==> flow/design.v <==
module register_async #(
  parameter integer WIDTH                 = 8
) (
  input  wire                             clk,
  input  wire                             reset,
  input  wire                             enable,
  input  wire        [ WIDTH -1 : 0 ]     in,
  output wire        [ WIDTH -1 : 0 ]     out
);
  reg [ WIDTH -1 : 0 ] out_reg;
  always @(posedge clk or posedge reset)
  begin
    if (reset)
      out_reg <= 'b0;
    else if (enable)
      out_reg <= in;
  end
  assign out = out_reg;
endmodule
module signed_adder #(
  parameter integer IN1_WIDTH             = 8,
  parameter integer IN2_WIDTH             = 8,
  parameter integer OUT_WIDTH             = 8
) (
  input  wire signed [ IN1_WIDTH  -1 : 0 ] a,
  input  wire signed [ IN2_WIDTH  -1 : 0 ] b,
  output wire signed [ OUT_WIDTH  -1 : 0 ] out
);
assign out = a + b;
endmodule
module accumulator #(
  parameter integer IN_WIDTH              = 8,
  parameter integer OUT_WIDTH             = 8
) (
  input  wire                             clk,
  input  wire                             reset,
  input  wire                             clear,
  input  wire signed [ IN_WIDTH  -1 : 0 ] in,
  output wire signed [ OUT_WIDTH -1 : 0 ] out
);
wire signed [OUT_WIDTH-1:0] next_out = clear ? in : in + out;
register_async #(
  .WIDTH        ( OUT_WIDTH   )
) acc_reg_inst (
  .clk          ( clk         ),
  .reset        ( reset       ),
  .enable       ( 1'b1        ),
  .in           ( next_out    ),
  .out          ( out         )
);
endmodule
module signed_spatial_mult #(
  parameter integer PRECISION                     = 8,                                    
  parameter integer L_PRECISION                   = 2,                                     
  parameter integer TOP_MODULE                    = 1,                                     
  parameter integer A_SIGN_EXTEND                 = 0,                                     
  parameter integer B_SIGN_EXTEND                 = 0,                                     
  parameter integer IN_WIDTH                      = (PRECISION/L_PRECISION) * PRECISION,   
  parameter integer A_WIDTH                       = IN_WIDTH,                              
  parameter integer B_WIDTH                       = IN_WIDTH,                              
  parameter integer OUT_WIDTH                     = PRECISION * 2 + A_SIGN_EXTEND + B_SIGN_EXTEND,                         
  parameter integer NUM_LEVELS                    = $clog2(PRECISION/L_PRECISION),         
  parameter integer MODE_WIDTH                    = 2 * NUM_LEVELS,                        
  parameter integer HALF_PRECISION                = PRECISION / 2                          
) (
  input                                           clk,
  input                                           reset,
  input  wire        [ 2              -1 : 0 ]    prev_level_mode,
  input  wire        [ MODE_WIDTH     -1 : 0 ]    mode,
  input  wire        [ A_WIDTH        -1 : 0 ]    a,
  input  wire        [ B_WIDTH        -1 : 0 ]    b,
  output wire        [ OUT_WIDTH      -1 : 0 ]    out
);
genvar ii, jj, kk;
generate
    wire [2-1:0] higher_level_mode;
    if (TOP_MODULE == 1)
      assign higher_level_mode = 2'b0;
    else
      assign higher_level_mode = prev_level_mode;
    localparam integer A_SIGNED_WIDTH = A_WIDTH + A_SIGN_EXTEND;
    localparam integer B_SIGNED_WIDTH = B_WIDTH + B_SIGN_EXTEND;
    wire signed [ A_SIGNED_WIDTH -1 : 0 ] a_signed;
    wire signed [ B_SIGNED_WIDTH -1 : 0 ] b_signed;
    wire signed [ OUT_WIDTH      -1 : 0 ] out_signed;
    wire a_mode, b_mode;
    assign {a_mode, b_mode} = prev_level_mode;
    assign a_signed = {a_mode && a[IN_WIDTH-1], a};
    assign b_signed = {b_mode && b[IN_WIDTH-1], b};
  if (PRECISION == L_PRECISION)
  begin: FULL_PRECISION  
    assign out_signed = a_signed * b_signed;
    assign out = out_signed;
  end
  else
  begin: LP_MULT_INST
    wire [1:0] curr_level_mode = mode[MODE_WIDTH-1:MODE_WIDTH-2];
    localparam integer LP_MULT_IN_W = IN_WIDTH / 4;
    wire [ LP_MULT_IN_W - 1 : 0 ] a_0;
    wire [ LP_MULT_IN_W - 1 : 0 ] a_1;
    wire [ LP_MULT_IN_W - 1 : 0 ] a_2;
    wire [ LP_MULT_IN_W - 1 : 0 ] a_3;
    wire [ LP_MULT_IN_W - 1 : 0 ] b_0;
    wire [ LP_MULT_IN_W - 1 : 0 ] b_1;
    wire [ LP_MULT_IN_W - 1 : 0 ] b_2;
    wire [ LP_MULT_IN_W - 1 : 0 ] b_3;
    localparam integer II_MAX = PRECISION/(L_PRECISION*2);
    localparam integer JJ_MAX = PRECISION/(L_PRECISION*2); 
    if (TOP_MODULE == 1)
    begin: B_TRANSPOSE
      for (ii=0; ii<II_MAX; ii=ii+1)
      begin: LOOP_II
        for (jj=0; jj<JJ_MAX; jj=jj+1)
        begin: LOOP_JJ
          for (kk=0; kk<L_PRECISION; kk=kk+1)
          begin: LOOP_KK
            assign b_0[kk+L_PRECISION*(jj+ii*JJ_MAX)] = b[kk+L_PRECISION*((ii + 0     )+(jj + 0     )*JJ_MAX*2)];
            assign b_1[kk+L_PRECISION*(jj+ii*JJ_MAX)] = b[kk+L_PRECISION*((ii + 0     )+(jj + II_MAX)*JJ_MAX*2)];
            assign b_2[kk+L_PRECISION*(jj+ii*JJ_MAX)] = b[kk+L_PRECISION*((ii + JJ_MAX)+(jj + 0     )*JJ_MAX*2)];
            assign b_3[kk+L_PRECISION*(jj+ii*JJ_MAX)] = b[kk+L_PRECISION*((ii + JJ_MAX)+(jj + II_MAX)*JJ_MAX*2)];
          end
        end
      end
    end else
    begin
      for (ii=0; ii<II_MAX; ii=ii+1)
      begin: LOOP_II
        for (jj=0; jj<JJ_MAX; jj=jj+1)
        begin: LOOP_JJ
          for (kk=0; kk<L_PRECISION; kk=kk+1)
          begin: LOOP_KK
            assign b_0[kk+L_PRECISION*(jj+ii*JJ_MAX)] = b[kk+L_PRECISION*((jj + 0     )+(ii + 0     )*JJ_MAX*2)];
            assign b_1[kk+L_PRECISION*(jj+ii*JJ_MAX)] = b[kk+L_PRECISION*((jj + JJ_MAX)+(ii + 0     )*JJ_MAX*2)];
            assign b_2[kk+L_PRECISION*(jj+ii*JJ_MAX)] = b[kk+L_PRECISION*((jj + 0     )+(ii + II_MAX)*JJ_MAX*2)];
            assign b_3[kk+L_PRECISION*(jj+ii*JJ_MAX)] = b[kk+L_PRECISION*((jj + JJ_MAX)+(ii + II_MAX)*JJ_MAX*2)];
          end
        end
      end
    end
    for (ii=0; ii<II_MAX; ii=ii+1)
    begin: LOOP_II
      for (jj=0; jj<JJ_MAX; jj=jj+1)
      begin: LOOP_JJ
        for (kk=0; kk<L_PRECISION; kk=kk+1)
        begin: LOOP_KK
          assign a_0[kk+L_PRECISION*(jj+ii*JJ_MAX)] = a[kk+L_PRECISION*((jj + 0     )+(ii + 0     )*JJ_MAX*2)];
          assign a_1[kk+L_PRECISION*(jj+ii*JJ_MAX)] = a[kk+L_PRECISION*((jj + JJ_MAX)+(ii + 0     )*JJ_MAX*2)];
          assign a_2[kk+L_PRECISION*(jj+ii*JJ_MAX)] = a[kk+L_PRECISION*((jj + 0     )+(ii + II_MAX)*JJ_MAX*2)];
          assign a_3[kk+L_PRECISION*(jj+ii*JJ_MAX)] = a[kk+L_PRECISION*((jj + JJ_MAX)+(ii + II_MAX)*JJ_MAX*2)];
        end
      end
    end
    wire signed [ PRECISION + 1             + 1             -1 : 0 ] pp_0;
    wire signed [ PRECISION + A_SIGN_EXTEND + 1             -1 : 0 ] pp_1;
    wire signed [ PRECISION + 1             + B_SIGN_EXTEND -1 : 0 ] pp_2;
    wire signed [ PRECISION + A_SIGN_EXTEND + B_SIGN_EXTEND -1 : 0 ] pp_3;
    wire [MODE_WIDTH-3:0] lower_level_mode;
    if (PRECISION == L_PRECISION*2)
    begin: LAST_LEVEL
      assign lower_level_mode = 'b0;
    end
    else
    begin: NEXT_LEVEL
      assign lower_level_mode = mode[MODE_WIDTH-3:0];
    end
    wire [2-1:0] m0_sign_mode;
    wire [2-1:0] m1_sign_mode;
    wire [2-1:0] m2_sign_mode;
    wire [2-1:0] m3_sign_mode;
    assign m0_sign_mode = curr_level_mode;
    assign m1_sign_mode = {higher_level_mode[1], curr_level_mode[0]};
    assign m2_sign_mode = {curr_level_mode[1], higher_level_mode[0]};
    assign m3_sign_mode = higher_level_mode;
    signed_spatial_mult #(HALF_PRECISION, L_PRECISION, 0, 1            , 1            ) m0 (clk, reset, m0_sign_mode, lower_level_mode, a_0, b_0, pp_0);
    signed_spatial_mult #(HALF_PRECISION, L_PRECISION, 0, A_SIGN_EXTEND, 1            ) m1 (clk, reset, m1_sign_mode, lower_level_mode, a_1, b_1, pp_1);
    signed_spatial_mult #(HALF_PRECISION, L_PRECISION, 0, 1            , B_SIGN_EXTEND) m2 (clk, reset, m2_sign_mode, lower_level_mode, a_2, b_2, pp_2);
    signed_spatial_mult #(HALF_PRECISION, L_PRECISION, 0, A_SIGN_EXTEND, B_SIGN_EXTEND) m3 (clk, reset, m3_sign_mode, lower_level_mode, a_3, b_3, pp_3);
    wire signed [OUT_WIDTH-1:0] spp_0;
    wire signed [OUT_WIDTH-1:0] spp_1;
    wire signed [OUT_WIDTH-1:0] spp_2;
    wire signed [OUT_WIDTH-1:0] spp_3;
    reg [1:0] s_0;
    reg [1:0] s_1;
    reg [1:0] s_2;
    reg [1:0] s_3;
    always @(*) begin
      case (curr_level_mode)
        0: begin
          s_0 = 2'd0;
          s_1 = 2'd1;
          s_2 = 2'd1;
          s_3 = 2'd2;
        end
        1: begin
          s_0 = 2'd0;
          s_1 = 2'd1;
          s_2 = 2'd0;
          s_3 = 2'd1;
        end
        2: begin
          s_0 = 2'd0;
          s_1 = 2'd0;
          s_2 = 2'd1;
          s_3 = 2'd1;
        end
        3: begin
          s_0 = 2'd0;
          s_1 = 2'd0;
          s_2 = 2'd0;
          s_3 = 2'd0;
        end
      endcase
    end
    assign spp_0 = pp_0 <<< (s_0 * HALF_PRECISION);
    assign spp_1 = pp_1 <<< (s_1 * HALF_PRECISION);
    assign spp_2 = pp_2 <<< (s_2 * HALF_PRECISION);
    assign spp_3 = pp_3 <<< (s_3 * HALF_PRECISION);
    assign out = spp_0 + spp_1 + spp_2 + spp_3;
  end  
  endgenerate
endmodule
module systolic_array #(
  parameter integer ARRAY_N               = 4,
  parameter integer ARRAY_M               = 2,
  parameter integer PMAX                  = 8,
  parameter integer PMIN                  = 2,
  parameter integer ACT_WIDTH             = ARRAY_N * PMAX * (PMAX/PMIN),
  parameter integer WGT_WIDTH             = ARRAY_M * ARRAY_N * PMAX * (PMAX/PMIN),
  parameter integer ACCUMULATOR_WIDTH     = 4 * PMAX,
  parameter integer OUT_WIDTH             = ARRAY_M * ACCUMULATOR_WIDTH,
  parameter integer MODE_WIDTH            = $clog2(PMAX/PMIN) * 2
) (
  input  wire                               clk,
  input  wire                               reset,
  input  wire                               out_valid,
  input  wire                               acc_clear,
  input  wire        [ ACT_WIDTH  -1 : 0 ]  activation_in,
  input  wire        [ WGT_WIDTH  -1 : 0 ]  weight_in,
  input  wire        [ MODE_WIDTH -1 : 0 ]  mode,
  output wire        [ OUT_WIDTH  -1 : 0 ]  activation_out,
  output wire                               activation_valid
);
  localparam integer MULT_IN_WIDTH = PMAX * PMAX / PMIN;
  localparam integer MULT_OUT_WIDTH = 2 * PMAX;
  localparam integer ADDER_OUT_WIDTH = 2 * PMAX + $clog2(ARRAY_N);
  localparam integer SYSTOLIC_OUT_WIDTH = ADDER_OUT_WIDTH * ARRAY_M;
  wire        [ OUT_WIDTH          -1 : 0 ]  accumulator_out;
  wire        [ SYSTOLIC_OUT_WIDTH -1 : 0 ]  systolic_out;
  wire        [ ARRAY_M            -1 : 0 ]  systolic_out_valid;
  wire        [ ARRAY_M            -1 : 0 ]  _systolic_out_valid;
  wire        [ ARRAY_M            -1 : 0 ]  systolic_acc_clear;
  wire        [ ARRAY_M            -1 : 0 ]  _systolic_acc_clear;
  genvar n, m;
  generate
  for (m=0; m<ARRAY_M; m=m+1)
  begin: LOOP_INPUT_FORWARD
    for (n=0; n<ARRAY_N; n=n+1)
    begin: LOOP_OUTPUT_FORWARD
      wire        [ MULT_IN_WIDTH   -1 : 0 ] a;          
      wire        [ MULT_IN_WIDTH   -1 : 0 ] b;          
      wire signed [ MULT_OUT_WIDTH  -1 : 0 ] mult_out;   
      wire signed [ ADDER_OUT_WIDTH -1 : 0 ] mac_out;    
      wire        [ ADDER_OUT_WIDTH -1 : 0 ] adder_out;  
      if (m == 0)
      begin
        assign a = activation_in[n*MULT_IN_WIDTH+:MULT_IN_WIDTH];
      end
      else
      begin
        wire  [ MULT_IN_WIDTH -1 : 0 ] fwd_a;
        assign fwd_a = LOOP_INPUT_FORWARD[m-1].LOOP_OUTPUT_FORWARD[n].a;
        register_async #(MULT_IN_WIDTH) fwd_a_reg (clk, reset, 1'b1, fwd_a, a);
      end
      assign b = weight_in[(n + m*ARRAY_N)*MULT_IN_WIDTH+:MULT_IN_WIDTH];
      signed_spatial_mult #(
       .PRECISION           ( PMAX              ),   
       .L_PRECISION         ( PMIN              ),   
       .TOP_MODULE          ( 1                 )    
      ) mult_inst (
        .clk                ( clk               ),   
        .reset              ( reset             ),   
        .prev_level_mode    ( 2'b0              ),   
        .mode               ( mode              ),   
        .a                  ( a                 ),   
        .b                  ( b                 ),   
        .out                ( mult_out          )    
      );
      if (n > 0)
      begin: ADD_MULT_OUT
        wire signed [ ADDER_OUT_WIDTH -1 : 0 ] prev_mac_out;
        assign prev_mac_out = LOOP_INPUT_FORWARD[m].LOOP_OUTPUT_FORWARD[n-1].adder_out;
        signed_adder #(
          .IN1_WIDTH        ( MULT_OUT_WIDTH    ),
          .IN2_WIDTH        ( ADDER_OUT_WIDTH   ),
          .OUT_WIDTH        ( ADDER_OUT_WIDTH   )
        ) adder_inst (
          .a                ( mult_out          ),
          .b                ( prev_mac_out      ),
          .out              ( mac_out           )
        );
      end
      else
      begin
        assign mac_out = mult_out;
      end
      wire enable;
      assign enable = 1'b1;
      register_async #(
        .WIDTH              ( ADDER_OUT_WIDTH   )
      ) reg_inst (
        .clk                ( clk               ),   
        .reset              ( reset             ),   
        .enable             ( enable            ),   
        .in                 ( mac_out           ),   
        .out                ( adder_out         )    
      );
      if (n == ARRAY_N - 1)
      begin
        assign systolic_out[m*ADDER_OUT_WIDTH+:ADDER_OUT_WIDTH] = adder_out;
      end
    end
  end
  endgenerate
  register_async #(1) out_valid_delay1 (clk, reset, 1'b1, out_valid, _systolic_out_valid[0]);
  register_async #(1) out_valid_delay2 (clk, reset, 1'b1, _systolic_out_valid[0], systolic_out_valid[0]);
  register_async #(1) acc_clear_delay1 (clk, reset, 1'b1, acc_clear, _systolic_acc_clear[0]);
  assign systolic_acc_clear[0] = _systolic_acc_clear[0];
  genvar i;
  generate
  for (i=1; i<ARRAY_M; i=i+1)
  begin: CLEAR_AND_VALID
    register_async #(1) out_valid_delay2 (clk, reset, 1'b1, systolic_out_valid[i-1], systolic_out_valid[i]);
    register_async #(1) acc_clear_delay1 (clk, reset, 1'b1, systolic_acc_clear[i-1], systolic_acc_clear[i]);
  end
  endgenerate
  assign activation_out = accumulator_out;
  assign activation_valid = |systolic_out_valid;  
  generate
  for (i=0; i<ARRAY_M; i=i+1)
  begin: ACCUMULATOR
    wire acc_clr;
    wire [ADDER_OUT_WIDTH-1:0] acc_in;
    wire [ACCUMULATOR_WIDTH-1:0] acc_out;
    wire acc_out_valid;
    assign acc_clr = systolic_acc_clear[i];
    assign acc_in = systolic_out[i * ADDER_OUT_WIDTH +: ADDER_OUT_WIDTH];
    assign accumulator_out[ACCUMULATOR_WIDTH*i+:ACCUMULATOR_WIDTH] = acc_out;
    assign acc_out_valid = systolic_out_valid[i];
    accumulator #(
      .IN_WIDTH           ( ADDER_OUT_WIDTH     ),
      .OUT_WIDTH          ( ACCUMULATOR_WIDTH   )
    ) acc_inst (
      .clk                ( clk                 ),
      .reset              ( reset               ),
      .clear              ( acc_clr             ),
      .in                 ( acc_in              ),
      .out                ( acc_out             )
    );
  end
  endgenerate
endmodule
Ticket comment

## Tool chain data of systolic_array

Tool output for the design above before and after an edit, in the order of the flow.
"before" refers to lines of the RTL above, "after" to lines of the edited file.
"difference" is "after" less "before", of the values as shown.
Library cell names are shortened.
A cell with -- has no value.

- Top: systolic_array
- Clock port: clk
- Library: sky130hd
- Timing corner: tt_025C_1v80

## Diff

Unified diff, file above to edited file.
This change comes from a script, not from a designer. The edited design behaves differently; no optimisation was intended.

```diff
@@ -172,5 +172,9 @@
     assign m2_sign_mode = {curr_level_mode[1], higher_level_mode[0]};
     assign m3_sign_mode = higher_level_mode;
-    signed_spatial_mult #(HALF_PRECISION, L_PRECISION, 0, 1            , 1            ) m0 (clk, reset, m0_sign_mode, lower_level_mode, a_0, b_0, pp_0);
+    wire signed [ PRECISION + 1             + 1             -1 : 0 ] pp_0_p, pp_0_n;
+    signed_spatial_mult #(HALF_PRECISION, L_PRECISION, 0, 1            , 1            ) m0 (clk, reset, m0_sign_mode, lower_level_mode, a_0, b_0, pp_0_p);
+    signed_spatial_mult #(HALF_PRECISION, L_PRECISION, 0, 1            , 1            ) m0_x (clk,
+        reset, m0_sign_mode, lower_level_mode, a_0, ~b_0, pp_0_n);
+    assign pp_0 = pp_0_p ^ pp_0_n;
     signed_spatial_mult #(HALF_PRECISION, L_PRECISION, 0, A_SIGN_EXTEND, 1            ) m1 (clk, reset, m1_sign_mode, lower_level_mode, a_1, b_1, pp_1);
     signed_spatial_mult #(HALF_PRECISION, L_PRECISION, 0, 1            , B_SIGN_EXTEND) m2 (clk, reset, m2_sign_mode, lower_level_mode, a_2, b_2, pp_2);
```

## Word level

Yosys after proc, flatten, opt, wreduce and memory -nomap, before mapping. Enables and synchronous resets that opt folds into registers are not counted as muxes. Memory bits, and registers merged into a memory's read port (data or address), are not among the register bits. Print and check cells are not counted. Equal cells are merged and count once.

Cells by class:

| what | before | after | difference |
|---|---|---|---|
| add/subtract/negate cells | 128 | 152 | +24 |
| multipliers | 128 | 200 | +72 |
| equality and inequality tests | 6 | 6 | 0 |
| shift-type cells | 160 | 192 | +32 |
| multiplexer cells | 10 | 10 | 0 |
| bitwise gates (word level) | 0 | 96 | +96 |
| reductions and logical operators | 207 | 279 | +72 |

Operator list:

| cell | before | after | difference |
|---|---|---|---|
| logical AND 1 bit | 192 | 264 | +72 |
| multiplier 3 x 3 -> 6 bit | 72 | 144 | +72 |
| NOT 2 bit | 0 | 40 | +40 |
| XOR 6 bit | 0 | 40 | +40 |
| <<< shifter 6 x 3 -> 10 bit | 32 | 64 | +32 |
| adder 10 bit | 24 | 48 | +24 |
| NOT 8 bit | 0 | 8 | +8 |
| XOR 10 bit | 0 | 8 | +8 |

Operator kinds equal on both sides are left out: 27.

Word-level totals:

| what | before | after | difference |
|---|---|---|---|
| register bits | 335 | 335 | 0 |
| cells after elaboration | 658 | 954 | +296 |

## Logic depth

Longest topological path by Yosys (ltp), each cell counted once; first at word level (registers and memories cut), then after technology mapping (sequential cells cut; the memories' decode and read muxes count).

Logic depth:

| what | before | after | difference |
|---|---|---|---|
| depth after elaboration | 12 | 15 | +3 |
| ABC_AREA | 0 | 0 | -- |
| mapped depth | 44 | 48 | +4 |

## After synthesis

Source: synth_stat.txt of the flow (Yosys; design flattened, memories mapped). It holds for the ABC_AREA given above (unset counts as 0); a run with the other value may have another netlist.

Cells by type:

| cell type | before | after | difference |
|---|---|---|---|
| fa_1 | 1,155 | 1,560 | +405 |
| xnor2_1 | 629 | 980 | +351 |
| inv_1 | 1,892 | 2,203 | +311 |
| ha_1 | 1,047 | 1,276 | +229 |
| nor2_1 | 587 | 728 | +141 |
| nand2b_1 | 130 | 268 | +138 |
| clkbuf_1 | 190 | 306 | +116 |
| a21oi_1 | 686 | 790 | +104 |
| xor2_1 | 207 | 311 | +104 |
| a21o_1 | 146 | 231 | +85 |
| or2_2 | 163 | 240 | +77 |
| o21ai_0 | 275 | 350 | +75 |
| o21ai_1 | 0 | 56 | +56 |
| nand3_1 | 181 | 232 | +51 |
| nor2b_1 | 76 | 125 | +49 |
| mux2i_1 | 93 | 139 | +46 |
| and2_1 | 205 | 171 | -34 |
| or3_1 | 17 | 49 | +32 |

Cell types equal on both sides are left out: 9.
Not every row of either side is listed.

Synthesis totals:

| what | before | after | difference |
|---|---|---|---|
| standard cells after synthesis | 9,743 | 12,155 | +2,412 |
| mapped area (mm²) | 0.0822339 | 0.1040748 | +0.0218409 |
| area of sequential cells (mm²) | 0.008383 | 0.008383 | 0.000000 |
| mapped flip-flops | 335 | 335 | 0 |
| buffer cells | 237 | 355 | +118 |

The figures by module come from a second, unflattened synthesis with its own total; it is not the netlist above.

Second synthesis, totals:

| what | before | after | difference |
|---|---|---|---|
| cells (unflattened synthesis) | 10,762 | 14,622 | +3,860 |
| area (unflattened synthesis) (mm²) | 0.0974309 | 0.1292164 | +0.0317855 |

Each row is one instance without its submodules.

By module, before:

| module | times used | cells | area (mm²) |
|---|---|---|---|
| signed_spatial_mult | 72 | 30 | 0.0002602 |
| signed_spatial_mult | 8 | 226 | 0.0018418 |
| signed_spatial_mult | 8 | 141 | 0.0011448 |
| signed_spatial_mult | 8 | 129 | 0.0010523 |
| signed_spatial_mult | 8 | 129 | 0.0010523 |
| register_async (WIDTH=32) | 6 | 69 | 0.0013488 |
| signed_spatial_mult | 8 | 107 | 0.0008984 |
| register_async (WIDTH=18) | 8 | 39 | 0.0007257 |
| signed_adder | 6 | 129 | 0.0009184 |
| accumulator | 2 | 298 | 0.0020795 |
| signed_spatial_mult | 24 | 12 | 0.0001326 |
| signed_spatial_mult | 24 | 12 | 0.0001326 |
| signed_spatial_mult | 8 | 7 | 0.0000763 |
| register_async (WIDTH=1) | 5 | 3 | 0.0000438 |
| systolic_array | 1 | 3 | 0.0000138 |

By module, after:

| module | times used | cells | area (mm²) |
|---|---|---|---|
| signed_spatial_mult | 144 | 30 | 0.0002602 |
| signed_spatial_mult | 16 | 150 | 0.0012087 |
| signed_spatial_mult | 8 | 260 | 0.0020244 |
| signed_spatial_mult | 8 | 131 | 0.001091 |
| signed_spatial_mult | 8 | 131 | 0.0010848 |
| register_async (WIDTH=32) | 6 | 69 | 0.0013488 |
| signed_spatial_mult | 8 | 116 | 0.0009622 |
| register_async (WIDTH=18) | 8 | 39 | 0.0007257 |
| signed_adder | 6 | 129 | 0.0009184 |
| accumulator | 2 | 324 | 0.0022422 |
| signed_spatial_mult | 24 | 12 | 0.0001326 |
| signed_spatial_mult | 24 | 12 | 0.0001326 |
| signed_spatial_mult | 8 | 7 | 0.0000763 |
| register_async (WIDTH=1) | 5 | 3 | 0.0000438 |
| systolic_array | 1 | 3 | 0.0000138 |

## Path before layout

OpenSTA on the mapped netlist: ideal clock, no wires. The path of least setup slack (recovery checks aside). Input and output delay are each 20% of the period. Register names are those of the netlist, which keeps one name where synthesis merged equal registers.

Path after synthesis:

| what | before | after | difference |
|---|---|---|---|
| kind | input to register | input to register | -- |
| start | input mode[1] | input mode[0] | -- |
| end | register LOOP_INPUT_FORWARD[1].LOOP_OUTPUT_FORWARD[3].reg_inst.out_reg[17] | register LOOP_INPUT_FORWARD[0].LOOP_OUTPUT_FORWARD[3].reg_inst.out_reg[17] | -- |
| period (ns) | 11.0 | 11.0 | 0.0 |
| external input delay (ns) | 2.200 | 2.200 | 0.000 |
| library setup time (ns) | 0.134 | 0.127 | -0.007 |
| time at the first pin (ns) | 2.200 | 2.200 | 0.000 |
| arrival time (ns) | 11.672 | 11.767 | +0.095 |
| required time (ns) | 10.866 | 10.873 | +0.007 |
| path slack (ns) | -0.806 | -0.894 | -0.088 |
| path delay (ns) | 9.606 | 9.694 | +0.088 |
| stages | 42 | 46 | +4 |
| path buffers | 4 | 4 | 0 |
| synthesis period reached (ns) | 11.806 | 11.894 | +0.088 |

"path delay" = arrival - input delay + setup time.
"stages": output pins that drive a net of the path, with the launching flip-flop's if there is one; two outputs of one cell count as two.
"synthesis period reached" is the clock period less the worst setup slack; recovery checks do not enter. This is arithmetic on one report: input and output delays are still those of the set period (20% each).
The rows between start and end are the longest chain of elaborated cells between them; the timing report does not say that the signal goes this way. Where chains are equally long, one stands for them.
Each line given opens the expression or statement behind the cell; cells for indexed reads and writes are added by Yosys, which also makes memories of some case tables.

Between the ends, after synthesis, before:
- Path through: clkbuf_1 -> buf_1 -> clkbuf_1 -> clkbuf_1 -> nand3_1 -> inv_1 -> fa_1 -> ha_1 -> ha_1 -> fa_1 -> xnor2_1 -> xnor2_1 -> nand2_1 -> o21a_1 -> fa_1 -> inv_1 -> fa_1 -> inv_1 -> (+6 left out) -> xnor2_1 -> inv_1 -> nor2_1 -> a21oi_1 -> fa_1 -> fa_1 -> inv_1 -> ha_1 -> nand2_1 -> o21ai_0 -> or4_1 -> and4_1 -> or3_1 -> ha_1 -> and3_1 -> o21ai_0 -> a31o_2 -> xnor3_1
- Length of the longest elaborated chain: 12

Ends and longest elaborated chain, after synthesis, before:

| what | RTL line | text |
|---|---|---|
| from (decl) | 239 | `input  wire        [ MODE_WIDTH -1 : 0 ]  mode,` |
| equality test 2 bit | 187 | `case (curr_level_mode)` |
| OR reduction 4 bit | -- |  |
| 2-to-1 mux 2 bit | 187 |  |
| <<< shifter 6 x 3 -> 10 bit | 214 | `assign spp_0 = pp_0 <<< (s_0 * HALF_PRECISION);` |
| adder 10 bit (3 in a row) | 218 | `assign out = spp_0 + spp_1 + spp_2 + spp_3;` |
| <<< shifter 10 x 4 -> 16 bit | 214 |  |
| adder 16 bit (3 in a row) | 218 |  |
| adder 16 x 18 -> 18 bit | 29 | `assign out = a + b;` |
| to (assign) | 14 | `out_reg <= 'b0;` |
| to (assign) | 16 | `out_reg <= in;` |
| to (decl) | 10 | `reg [ WIDTH -1 : 0 ] out_reg;` |

Between the ends, after synthesis, after:
- Path through: clkbuf_1 -> clkbuf_1 -> clkbuf_1 -> buf_1 -> nand3_1 -> fa_1 -> fa_1 -> inv_1 -> ha_1 -> inv_1 -> fa_1 -> xnor2_1 -> xnor2_1 -> xnor2_1 -> inv_1 -> fa_1 -> fa_1 -> inv_1 -> (+10 left out) -> fa_1 -> inv_1 -> ha_1 -> or4_1 -> a31oi_1 -> nor2b_1 -> o21a_1 -> nor4_1 -> or3_1 -> xnor2_1 -> ha_1 -> a21o_1 -> a21oi_1 -> nand2_1 -> a31oi_1 -> o21ai_0 -> xnor2_1 -> xnor2_1
- Length of the longest elaborated chain: 13

Ends and longest elaborated chain, after synthesis, after:

| what | RTL line | text |
|---|---|---|
| from (decl) | 243 | `input  wire        [ MODE_WIDTH -1 : 0 ]  mode,` |
| logical AND 1 bit | 89 | `assign b_signed = {b_mode && b[IN_WIDTH-1], b};` |
| multiplier 3 x 3 -> 6 bit | 92 | `assign out_signed = a_signed * b_signed;` |
| XOR 6 bit | 178 | `assign pp_0 = pp_0_p ^ pp_0_n;` |
| <<< shifter 6 x 3 -> 10 bit | 218 | `assign spp_0 = pp_0 <<< (s_0 * HALF_PRECISION);` |
| adder 10 bit (3 in a row) | 222 | `assign out = spp_0 + spp_1 + spp_2 + spp_3;` |
| XOR 10 bit | 178 |  |
| <<< shifter 10 x 4 -> 16 bit | 218 |  |
| adder 16 bit (3 in a row) | 222 |  |
| adder 16 x 18 -> 18 bit | 29 | `assign out = a + b;` |
| to (assign) | 14 | `out_reg <= 'b0;` |
| to (assign) | 16 | `out_reg <= in;` |
| to (decl) | 10 | `reg [ WIDTH -1 : 0 ] out_reg;` |

## Timing after layout

Path of least setup slack in the final report of the runs of pair 1 (OpenROAD, finished layout, wires in). Where an end is a register, its clock arrival counts in the times.

Path after layout:

| what | before | after | difference |
|---|---|---|---|
| kind | input to register | input to register | -- |
| start | input weight_in[236] | input mode[1] | -- |
| end | register LOOP_INPUT_FORWARD[1].LOOP_OUTPUT_FORWARD[3].reg_inst.out_reg[17] | register LOOP_INPUT_FORWARD[1].LOOP_OUTPUT_FORWARD[3].reg_inst.out_reg[17] | -- |
| period (ns) | 10.9 | 10.9 | 0.0 |
| external input delay (ns) | 2.18 | 2.18 | 0.00 |
| library setup time (ns) | 0.12 | 0.08 | -0.04 |
| time at the first pin (ns) | 2.18 | 2.18 | 0.00 |
| arrival time (ns) | 11.21 | 11.26 | +0.05 |
| required time (ns) | 11.50 | 11.55 | +0.05 |
| path slack (ns) | 0.29 | 0.29 | 0.00 |
| stages | 37 | 45 | +8 |
| path buffers | 3 | 4 | +1 |

The rows between start and end are the longest chain of elaborated cells between them; the timing report does not say that the signal goes this way. Where chains are equally long, one stands for them.

Between the ends, after layout, before:
- Path through: clkdlybuf4s50_1 -> nand3_2 -> fa_1 -> inv_1 -> ha_1 -> a31o_2 -> ha_1 -> fa_2 -> xor2_2 -> xnor2_2 -> nand2b_4 -> o21a_1 -> fa_1 -> inv_1 -> fa_1 -> inv_1 -> ha_4 -> buf_4 -> xnor2_2 -> buf_4 -> mux2i_1 -> fa_1 -> inv_1 -> fa_1 -> ha_1 -> a21oi_2 -> o21bai_1 -> a21oi_2 -> o21ai_2 -> or4_4 -> and4_1 -> or3_4 -> ha_4 -> and3_1 -> o21ai_1 -> a31o_2 -> xnor3_1
- Length of the longest elaborated chain: 9

Ends and longest elaborated chain, after layout, before:

| what | RTL line | text |
|---|---|---|
| from (decl) | 238 | `input  wire        [ WGT_WIDTH  -1 : 0 ]  weight_in,` |
| multiplier 3 x 3 -> 6 bit | 92 | `assign out_signed = a_signed * b_signed;` |
| <<< shifter 6 x 3 -> 9 bit | 215 | `assign spp_1 = pp_1 <<< (s_1 * HALF_PRECISION);` |
| adder 9 bit (3 in a row) | 218 | `assign out = spp_0 + spp_1 + spp_2 + spp_3;` |
| <<< shifter 9 x 4 -> 16 bit | 216 | `assign spp_2 = pp_2 <<< (s_2 * HALF_PRECISION);` |
| adder 16 bit (2 in a row) | 218 |  |
| adder 16 x 18 -> 18 bit | 29 | `assign out = a + b;` |
| to (assign) | 14 | `out_reg <= 'b0;` |
| to (assign) | 16 | `out_reg <= in;` |
| to (decl) | 10 | `reg [ WIDTH -1 : 0 ] out_reg;` |

Between the ends, after layout, after:
- Path through: buf_16 -> buf_8 -> nand2_1 -> or2_4 -> fa_1 -> fa_1 -> inv_1 -> ha_1 -> fa_1 -> xnor2_1 -> fa_1 -> inv_1 -> fa_1 -> inv_1 -> ha_4 -> a211oi_1 -> o21bai_1 -> a21oi_1 -> (+9 left out) -> ha_4 -> buf_4 -> and3_1 -> a21oi_1 -> o21ai_1 -> o21ai_1 -> nand2b_1 -> a21oi_2 -> xnor2_1 -> ha_1 -> a21o_1 -> a21o_1 -> a21oi_2 -> o21ai_1 -> a21o_1 -> a21oi_2 -> xor2_1 -> xnor2_1
- Length of the longest elaborated chain: 13

Ends and longest elaborated chain, after layout, after:

| what | RTL line | text |
|---|---|---|
| from (decl) | 243 | `input  wire        [ MODE_WIDTH -1 : 0 ]  mode,` |
| logical AND 1 bit | 88 | `assign a_signed = {a_mode && a[IN_WIDTH-1], a};` |
| multiplier 3 x 3 -> 6 bit | 92 | `assign out_signed = a_signed * b_signed;` |
| XOR 6 bit | 178 | `assign pp_0 = pp_0_p ^ pp_0_n;` |
| <<< shifter 6 x 3 -> 10 bit | 218 | `assign spp_0 = pp_0 <<< (s_0 * HALF_PRECISION);` |
| adder 10 bit (3 in a row) | 222 | `assign out = spp_0 + spp_1 + spp_2 + spp_3;` |
| XOR 10 bit | 178 |  |
| <<< shifter 10 x 4 -> 16 bit | 218 |  |
| adder 16 bit (3 in a row) | 222 |  |
| adder 16 x 18 -> 18 bit | 29 | `assign out = a + b;` |
| to (assign) | 14 | `out_reg <= 'b0;` |
| to (assign) | 16 | `out_reg <= in;` |
| to (decl) | 10 | `reg [ WIDTH -1 : 0 ] out_reg;` |

## Layout results

Both versions went through the flow (Yosys, OpenROAD) with the same settings in each pair. Constraints: input delay and output delay 20% of the set period each, output load 0.01 pF.

Flow settings, pair 1:
- CORE_UTILIZATION: 40
- period_ns: 10.9
- CAP_MARGIN: 20
- CORE_MARGIN: 2
- SLEW_MARGIN: 20

Final reports, pair 1:

| what | before | after | difference |
|---|---|---|---|
| chip area in the Yosys report (mm²) | 0.0822339 | 0.1040748 | +0.0218409 |
| overall die area (mm²) | 0.209228 | 0.264283 | +0.055055 |
| std-cell area (final layout) (mm²) | 0.103731 | 0.130702 | +0.026971 |
| worst setup slack after layout (ns) | 0.288 | 0.293 | +0.005 |
| total negative slack on setup checks (ns) | 0.000 | 0.000 | 0.000 |
| smallest hold slack (ns) | 0.349 | 0.349 | 0.000 |
| period achieved (ns) | 10.612 | 10.607 | -0.005 |

Flow settings, pair 2:
- ABC_AREA: 0
- CORE_ASPECT_RATIO: 0.61
- CORE_MARGIN: 6
- CORE_UTILIZATION: 18
- CTS_CLUSTER_DIAMETER: 349
- CTS_CLUSTER_SIZE: 50
- MAX_ROUTING_LAYER: met5
- MIN_ROUTING_LAYER: met1
- PLACE_DENSITY_LB_ADDON: 0.19
- SETUP_SLACK_MARGIN: 3.08
- SLEW_MARGIN: 15
- TNS_END_PERCENT: 30
- period_ns: 18.7
- CAP_MARGIN: 20

Final reports, pair 2:

| what | before | after | difference |
|---|---|---|---|
| chip area in the Yosys report (mm²) | 0.0822339 | 0.1040748 | +0.0218409 |
| overall die area (mm²) | 0.473721 | 0.597148 | +0.123427 |
| std-cell area (final layout) (mm²) | 0.0945319 | 0.118532 | +0.0240001 |
| worst setup slack after layout (ns) | 4.837 | 4.279 | -0.558 |
| total negative slack on setup checks (ns) | 0.000 | 0.000 | 0.000 |
| smallest hold slack (ns) | 0.365 | 0.381 | +0.016 |
| period achieved (ns) | 13.863 | 14.421 | +0.558 |

"period achieved" means the clock period less the worst setup slack. The figure is calculated, with input and output delays left at 20% of the set period.
